==> flow/design.v <==
`timescale 1ns / 1ps
module mem32 (
    input Clk,                
    input rst,              
    input wr,         
    input rd,            
    input [3:0] in_add,      
    input [31:0] Data_in_32,  
    output reg [31:0] Data_out_32,  
    output reg valid
);
    reg [7:0] A [0:15];  
    always @(posedge Clk or posedge rst) begin
        if (rst) begin
            Data_out_32 <= 32'b0;
            valid <= 0;
        end else begin
            case ({wr, rd}) 
                2'b10: begin
                    if (in_add <= 12) begin  
                        A[in_add]     <= Data_in_32[7:0];    
                        A[in_add + 1] <= Data_in_32[15:8];   
                        A[in_add + 2] <= Data_in_32[23:16];  
                        A[in_add + 3] <= Data_in_32[31:24];  
                        valid <= 0;
                    end
                end
                2'b01: begin
                    if (in_add <= 12) begin  
                        Data_out_32[7:0]    <= A[in_add];      
                        Data_out_32[15:8]   <= A[in_add + 1];  
                        Data_out_32[23:16]  <= A[in_add + 2];  
                        Data_out_32[31:24]  <= A[in_add + 3]; 
                        valid <= 1; 
                    end else begin
                        Data_out_32 <= 32'b0; 
                        valid <= 0; 
                    end
                end
                default: begin
                    Data_out_32 <= 32'b0;  
                    valid <= 0;
                end
            endcase
        end
    end
endmodule
# [Tool chain data of mem32]
# Module mem32 before and after one edit of its RTL, step after step.
# Lines under "before" count in the file above, lines under "after" in the edited file.
# "change" is "after" less "before", of the values as shown; "change_rel_pct" is that difference over "before", in percent.
# Cell names lack the library's common part.
# The mark -- stands for no value.
[inputs] top="mem32" clock="Clk" library="sky130hd" lib_corner="tt_025C_1v80"

# [Diff]
# Unified diff, file above to edited file.
# A script made this edit. It changes what the design does and was not meant as an optimisation.
# begin of diff
@@ -18,5 +18,5 @@
             case ({wr, rd}) 
                 2'b10: begin
-                    if (in_add <= 12) begin  
+                    begin  
                         A[in_add]     <= Data_in_32[7:0];    
                         A[in_add + 1] <= Data_in_32[15:8];   
# end of diff

# [Elaborated design]
# Yosys after proc, flatten, opt, wreduce and memory -nomap, before mapping. Print and check cells are not counted. Equal cells are merged and count once.
[bits] item="wordCells" before=201 after=199 change=-2 change_rel_pct=-1.00
[bits] item="regBits" before=161 after=161 change=0 change_rel_pct=0.00
[bits] item="output_inout_bits" before=33 after=33 change=0 change_rel_pct=0.00
[classes] item="eq_ne" before=63 after=62 change=-1 change_rel_pct=-1.59
[classes] item="bitwise" before=1 after=1 change=0 change_rel_pct=0.00
[classes] item="n_cmp" before=1 after=1 change=0 change_rel_pct=0.00
[classes] item="n_mux" before=79 after=78 change=-1 change_rel_pct=-1.27
[classes] item="reduce_logical" before=36 after=36 change=0 change_rel_pct=0.00
[classes] item="n_addsub" before=3 after=3 change=0 change_rel_pct=0.00
[op_table] cell="4-bit AND reduction" before=16 after=0 change=-16 change_rel_pct=-100.00
[op_table] cell="3-bit AND reduction" before=0 after=16 change=16
[op_table] cell="2-bit != test (second input constant)" before=1 after=0 change=-1 change_rel_pct=-100.00
[op_table] cell="1-bit parallel mux with 2-bit select" before=1 after=0 change=-1 change_rel_pct=-100.00
# Operator kinds equal on both sides are left out: 16.

# [Logic depth]
# Depth = most cells in a row (Yosys ltp): at word level without a register or memory, in the mapped netlist without a sequential cell, where the memories' decode and read muxes count.
[depth] item="ltp_word" before=5 after=5 change=0 change_rel_pct=0.00
[depth] item="abc_area" before="0" after="0"
[depth] item="mapped_depth" before=13 after=14 change=1 change_rel_pct=7.69
[depth] item="ltp_nobuf" before=7 after=8 change=1 change_rel_pct=14.29

# [After synthesis]
# The flow's flattened synthesis, as Yosys stat reports it; memories are mapped. The netlist is that of the ABC_AREA named above (0 if unset); the other value can give another one.
[mapped] item="mapped_area_mm2" before=0.0140297 after=0.0139534 change=-0.0000763 change_rel_pct=-0.54
[mapped] item="cells" before=1646 after=1680 change=34 change_rel_pct=2.07
[mapped] item="flip_flops" before=161 after=161 change=0 change_rel_pct=0.00
[by_type] cell_type="o21ai_0" before=84 after=124 change=40 change_rel_pct=47.62
[by_type] cell_type="a32oi_1" before=36 after=11 change=-25 change_rel_pct=-69.44
[by_type] cell_type="nor2_1" before=138 after=162 change=24 change_rel_pct=17.39
[by_type] cell_type="nor2b_1" before=15 after=37 change=22 change_rel_pct=146.67
[by_type] cell_type="a211oi_1" before=88 after=106 change=18 change_rel_pct=20.45
[by_type] cell_type="o22ai_1" before=30 after=12 change=-18 change_rel_pct=-60.00
[by_type] cell_type="nand2_1" before=195 after=212 change=17 change_rel_pct=8.72
[by_type] cell_type="mux2_2" before=26 after=11 change=-15 change_rel_pct=-57.69
[by_type] cell_type="mux2i_1" before=142 after=129 change=-13 change_rel_pct=-9.15
[by_type] cell_type="o31ai_1" before=10 after=23 change=13 change_rel_pct=130.00
[by_type] cell_type="buf_1" before=7 after=20 change=13 change_rel_pct=185.71
[by_type] cell_type="a21oi_1" before=72 after=83 change=11 change_rel_pct=15.28
[by_type] cell_type="and3_1" before=26 after=15 change=-11 change_rel_pct=-42.31
[by_type] cell_type="a221oi_1" before=26 after=16 change=-10 change_rel_pct=-38.46
[by_type] cell_type="a222oi_1" before=2 after=12 change=10 change_rel_pct=500.00
[by_type] cell_type="a22o_1" before=5 after=14 change=9 change_rel_pct=180.00
[by_type] cell_type="a32o_1" before=6 after=13 change=7 change_rel_pct=116.67
[by_type] cell_type="nand3_1" before=51 after=45 change=-6 change_rel_pct=-11.76
# Cell types equal on both sides are left out: 14.
# The list need not be complete.

# [Path before layout]
# Path of least setup slack by OpenSTA after synthesis, without wires, with an ideal clock, recovery checks aside; 20% of the period is set as input and as output delay. Where synthesis merged equal registers, the netlist keeps one of their names.
[synth_timing] item="path_kind" before="input port to flip-flop" after="input port to flip-flop"
[synth_timing] item="start" before="in in_add[1]" after="in in_add[1]"
[synth_timing] item="end" before="reg A[10][0]" after="reg A[14][0]"
[synth_timing] item="period_ns" before=5.0 after=5.0 change=0.0 change_rel_pct=0.00
[synth_timing] item="setup_time_ns" before=0.370 after=0.375 change=0.005
[synth_timing] item="path_delay_ns" before=2.875 after=2.850 change=-0.025 change_rel_pct=-0.87
[synth_timing] item="arrival_ns" before=3.505 after=3.475 change=-0.030 change_rel_pct=-0.86
[synth_timing] item="t_required_ns" before=4.630 after=4.625 change=-0.005 change_rel_pct=-0.11
[synth_timing] item="launch_ns" before=1.000 after=1.000 change=0.000 change_rel_pct=0.00
[synth_timing] item="driving_pins" before=12 after=11 change=-1 change_rel_pct=-8.33
[synth_timing] item="path_slack_ns" before=1.125 after=1.150 change=0.025
[synth_timing] item="path_buffers" before=5 after=6 change=1 change_rel_pct=20.00
[synth_timing] item="synth_period_reached_ns" before=3.875 after=3.85 change=-0.025 change_rel_pct=-0.65
# "path_delay_ns" is the arrival time less input delay plus setup time.
# "driving_pins": output pins that drive a net of the path, with the launching flip-flop's if there is one; two outputs of one cell count as two.
# "synth_period_reached_ns" = period - worst setup slack (recovery checks aside). The figure is calculated, with input and output delays left at 20% of the set period.
# The rows between start and end are the longest chain of elaborated cells between them; the timing report does not say that the signal goes this way. Where chains are equally long, one stands for them.
# A line is the first line of the expression or statement that the cell stems from. Yosys adds cells for indexed reads and writes and turns some case tables into memories.
# Where a signal picks the word or bit written, the line may be left out of the assigning lines.
# before: Only ways into the end's enable, where the timed path ends, are counted here.
[synth_between_before] cell_sequence="buf_2 > buf_2 > inv_1 > clkbuf_1 > ha_1 > o21ai_1 > nand2_4 > nor2_1 > clkbuf_1 > buf_2 > nor3_1 > nor2_1" elab_chain_len=4 cells_between=10
[synth_rtl_before] item="start: declaration" line=7 source="input [3:0] in_add,"
[synth_rtl_before] item="4-bit by 1-bit adder with 4-bit output" line=22 source="A[in_add + 1] <= Data_in_32[15:8];"
[synth_rtl_before] item="4-bit equality test" line=22
[synth_rtl_before] item="4-bit nonzero test"
[synth_rtl_before] item="4-bit AND reduction"
[synth_rtl_before] item="end: assignment" line=21 source="A[in_add]     <= Data_in_32[7:0];"
[synth_rtl_before] item="end: declaration" line=12 source="reg [7:0] A [0:15];"
# after: Only ways into the end's enable, where the timed path ends, are counted here.
[synth_between_after] cell_sequence="buf_4 > buf_4 > inv_2 > buf_1 > ha_1 > buf_2 > nor2_1 > clkbuf_1 > nand3_1 > clkbuf_1 > a21oi_1" elab_chain_len=4 cells_between=9
[synth_rtl_after] item="start: declaration" line=7 source="input [3:0] in_add,"
[synth_rtl_after] item="4-bit by 1-bit adder with 4-bit output" line=22 source="A[in_add + 1] <= Data_in_32[15:8];"
[synth_rtl_after] item="4-bit equality test" line=22
[synth_rtl_after] item="4-bit nonzero test"
[synth_rtl_after] item="3-bit AND reduction"
[synth_rtl_after] item="end: assignment" line=21 source="A[in_add]     <= Data_in_32[7:0];"
[synth_rtl_after] item="end: declaration" line=12 source="reg [7:0] A [0:15];"

# [Timing after layout]
# Path of least setup slack in the final report of the runs of pair A (OpenROAD, finished layout, wires in). Where an end is a register, its clock arrival counts in the times.
[layout_timing] item="path_kind" before="input port to flip-flop" after="input port to flip-flop"
[layout_timing] item="start" before="in in_add[1]" after="in in_add[1]"
[layout_timing] item="end" before="reg Data_out_32[26]" after="reg Data_out_32[20]"
[layout_timing] item="path_slack_ns" before=0.76 after=0.53 change=-0.23
[layout_timing] item="period_ns" before=4.06 after=4.06 change=0.00 change_rel_pct=0.00
[layout_timing] item="arrival_ns" before=3.64 after=3.92 change=0.28 change_rel_pct=7.69
[layout_timing] item="setup_time_ns" before=0.12 after=0.06 change=-0.06
[layout_timing] item="path_buffers" before=4 after=4 change=0 change_rel_pct=0.00
[layout_timing] item="t_required_ns" before=4.40 after=4.46 change=0.06 change_rel_pct=1.36
[layout_timing] item="driving_pins" before=10 after=11 change=1 change_rel_pct=10.00
[layout_timing] item="launch_ns" before=0.81 after=0.81 change=0.00 change_rel_pct=0.00
# The rows between start and end are the longest chain of elaborated cells between them; the timing report does not say that the signal goes this way. Where chains are equally long, one stands for them.
# At most two assigning lines are given for a register; there are more.
[layout_between_before] cell_sequence="buf_4 > ha_1 > or3_1 > nand2_4 > nor2_1 > buf_4 > buf_4 > a2111oi_0 > buf_4 > a32oi_1" elab_chain_len=5 cells_between=21
[layout_rtl_before] item="start: declaration" line=7 source="input [3:0] in_add,"
[layout_rtl_before] item="4-bit by 2-bit adder with 4-bit output" line=33 source="Data_out_32[31:24]  <= A[in_add + 3];"
[layout_rtl_before] item="4-bit equality test" line=33
[layout_rtl_before] item="8-bit parallel mux with 16-bit select" line=33
[layout_rtl_before] item="8-bit 2-to-1 mux" line=29 source="if (in_add <= 12) begin"
[layout_rtl_before] item="8-bit parallel mux with 2-bit select" line=18 source="case ({wr, rd})"
[layout_rtl_before] item="end: assignment" line=15 source="Data_out_32 <= 32'b0;"
[layout_rtl_before] item="end: assignment" line=33
[layout_rtl_before] item="end: declaration" line=9 source="output reg [31:0] Data_out_32,"
[layout_between_after] cell_sequence="buf_4 > ha_1 > buf_4 > xnor2_2 > buf_12 > buf_4 > nor3_1 > a32o_1 > a21oi_1 > a31oi_1 > a21o_1" elab_chain_len=5 cells_between=21
[layout_rtl_after] item="start: declaration" line=7 source="input [3:0] in_add,"
[layout_rtl_after] item="4-bit by 2-bit adder with 4-bit output" line=32 source="Data_out_32[23:16]  <= A[in_add + 2];"
[layout_rtl_after] item="4-bit equality test" line=32
[layout_rtl_after] item="8-bit parallel mux with 16-bit select" line=32
[layout_rtl_after] item="8-bit 2-to-1 mux" line=29 source="if (in_add <= 12) begin"
[layout_rtl_after] item="8-bit parallel mux with 2-bit select" line=18 source="case ({wr, rd})"
[layout_rtl_after] item="end: assignment" line=15 source="Data_out_32 <= 32'b0;"
[layout_rtl_after] item="end: assignment" line=32
[layout_rtl_after] item="end: declaration" line=9 source="output reg [31:0] Data_out_32,"

# [Measured runs]
# Both versions went through the flow (Yosys, OpenROAD) with the same settings in each pair. Constraints: input delay and output delay 20% of the set period each, output load 0.01 pF.
[flow_settings_pair_A] CORE_UTILIZATION=40 period_ns=4.06 CAP_MARGIN=20 CORE_MARGIN=2 SLEW_MARGIN=20
[measured_pair_A] item="setup_ws_ns" before=0.756 after=0.534 change=-0.222
[measured_pair_A] item="final_util_pct" before=47.1 after=47.2 change=0.1
[measured_pair_A] item="die_area_mm2" before=0.036588 after=0.0363932 change=-0.0001948 change_rel_pct=-0.53
[measured_pair_A] item="final_cell_area_mm2" before=0.0162706 after=0.0162731 change=0.0000025 change_rel_pct=0.02
[measured_pair_A] item="tns_setup_ns" before=0.000 after=0.000 change=0.000
[measured_pair_A] item="post_synth_area_mm2" before=0.0140297 after=0.0139534 change=-0.0000763 change_rel_pct=-0.54
[measured_pair_A] item="power.total_uw" before=5210 after=5220 change=10 change_rel_pct=0.19
[measured_pair_A] item="hold_ws_ns" before=0.480 after=0.482 change=0.002
[measured_pair_A] item="clock_period_reached_ns" before=3.304 after=3.526 change=0.222 change_rel_pct=6.72
[flow_settings_pair_B] CAP_MARGIN=5 CORE_ASPECT_RATIO=1.39 CORE_UTILIZATION=21 CTS_CLUSTER_SIZE=30 MIN_ROUTING_LAYER="met2" PLACE_DENSITY_LB_ADDON=0.07 period_ns=3.59 CORE_MARGIN=2 SLEW_MARGIN=20
[measured_pair_B] item="setup_ws_ns" before=0.193 after=0.155 change=-0.038
[measured_pair_B] item="final_util_pct" before=27.1 after=27.1 change=0.0
[measured_pair_B] item="die_area_mm2" before=0.0689205 after=0.0685504 change=-0.0003701 change_rel_pct=-0.54
[measured_pair_B] item="final_cell_area_mm2" before=0.0178947 after=0.0178521 change=-0.0000426 change_rel_pct=-0.24
[measured_pair_B] item="tns_setup_ns" before=0.000 after=0.000 change=0.000
[measured_pair_B] item="post_synth_area_mm2" before=0.0140297 after=0.0139534 change=-0.0000763 change_rel_pct=-0.54
[measured_pair_B] item="power.total_uw" before=6316 after=6539 change=223 change_rel_pct=3.53
[measured_pair_B] item="hold_ws_ns" before=0.478 after=0.480 change=0.002
[measured_pair_B] item="clock_period_reached_ns" before=3.397 after=3.435 change=0.038 change_rel_pct=1.12
# "clock_period_reached_ns" = clock period - worst setup slack. The figure is calculated, with input and output delays left at 20% of the set period.
# "power.total_uw" is the tool's figure for a default switching activity; nothing was simulated.
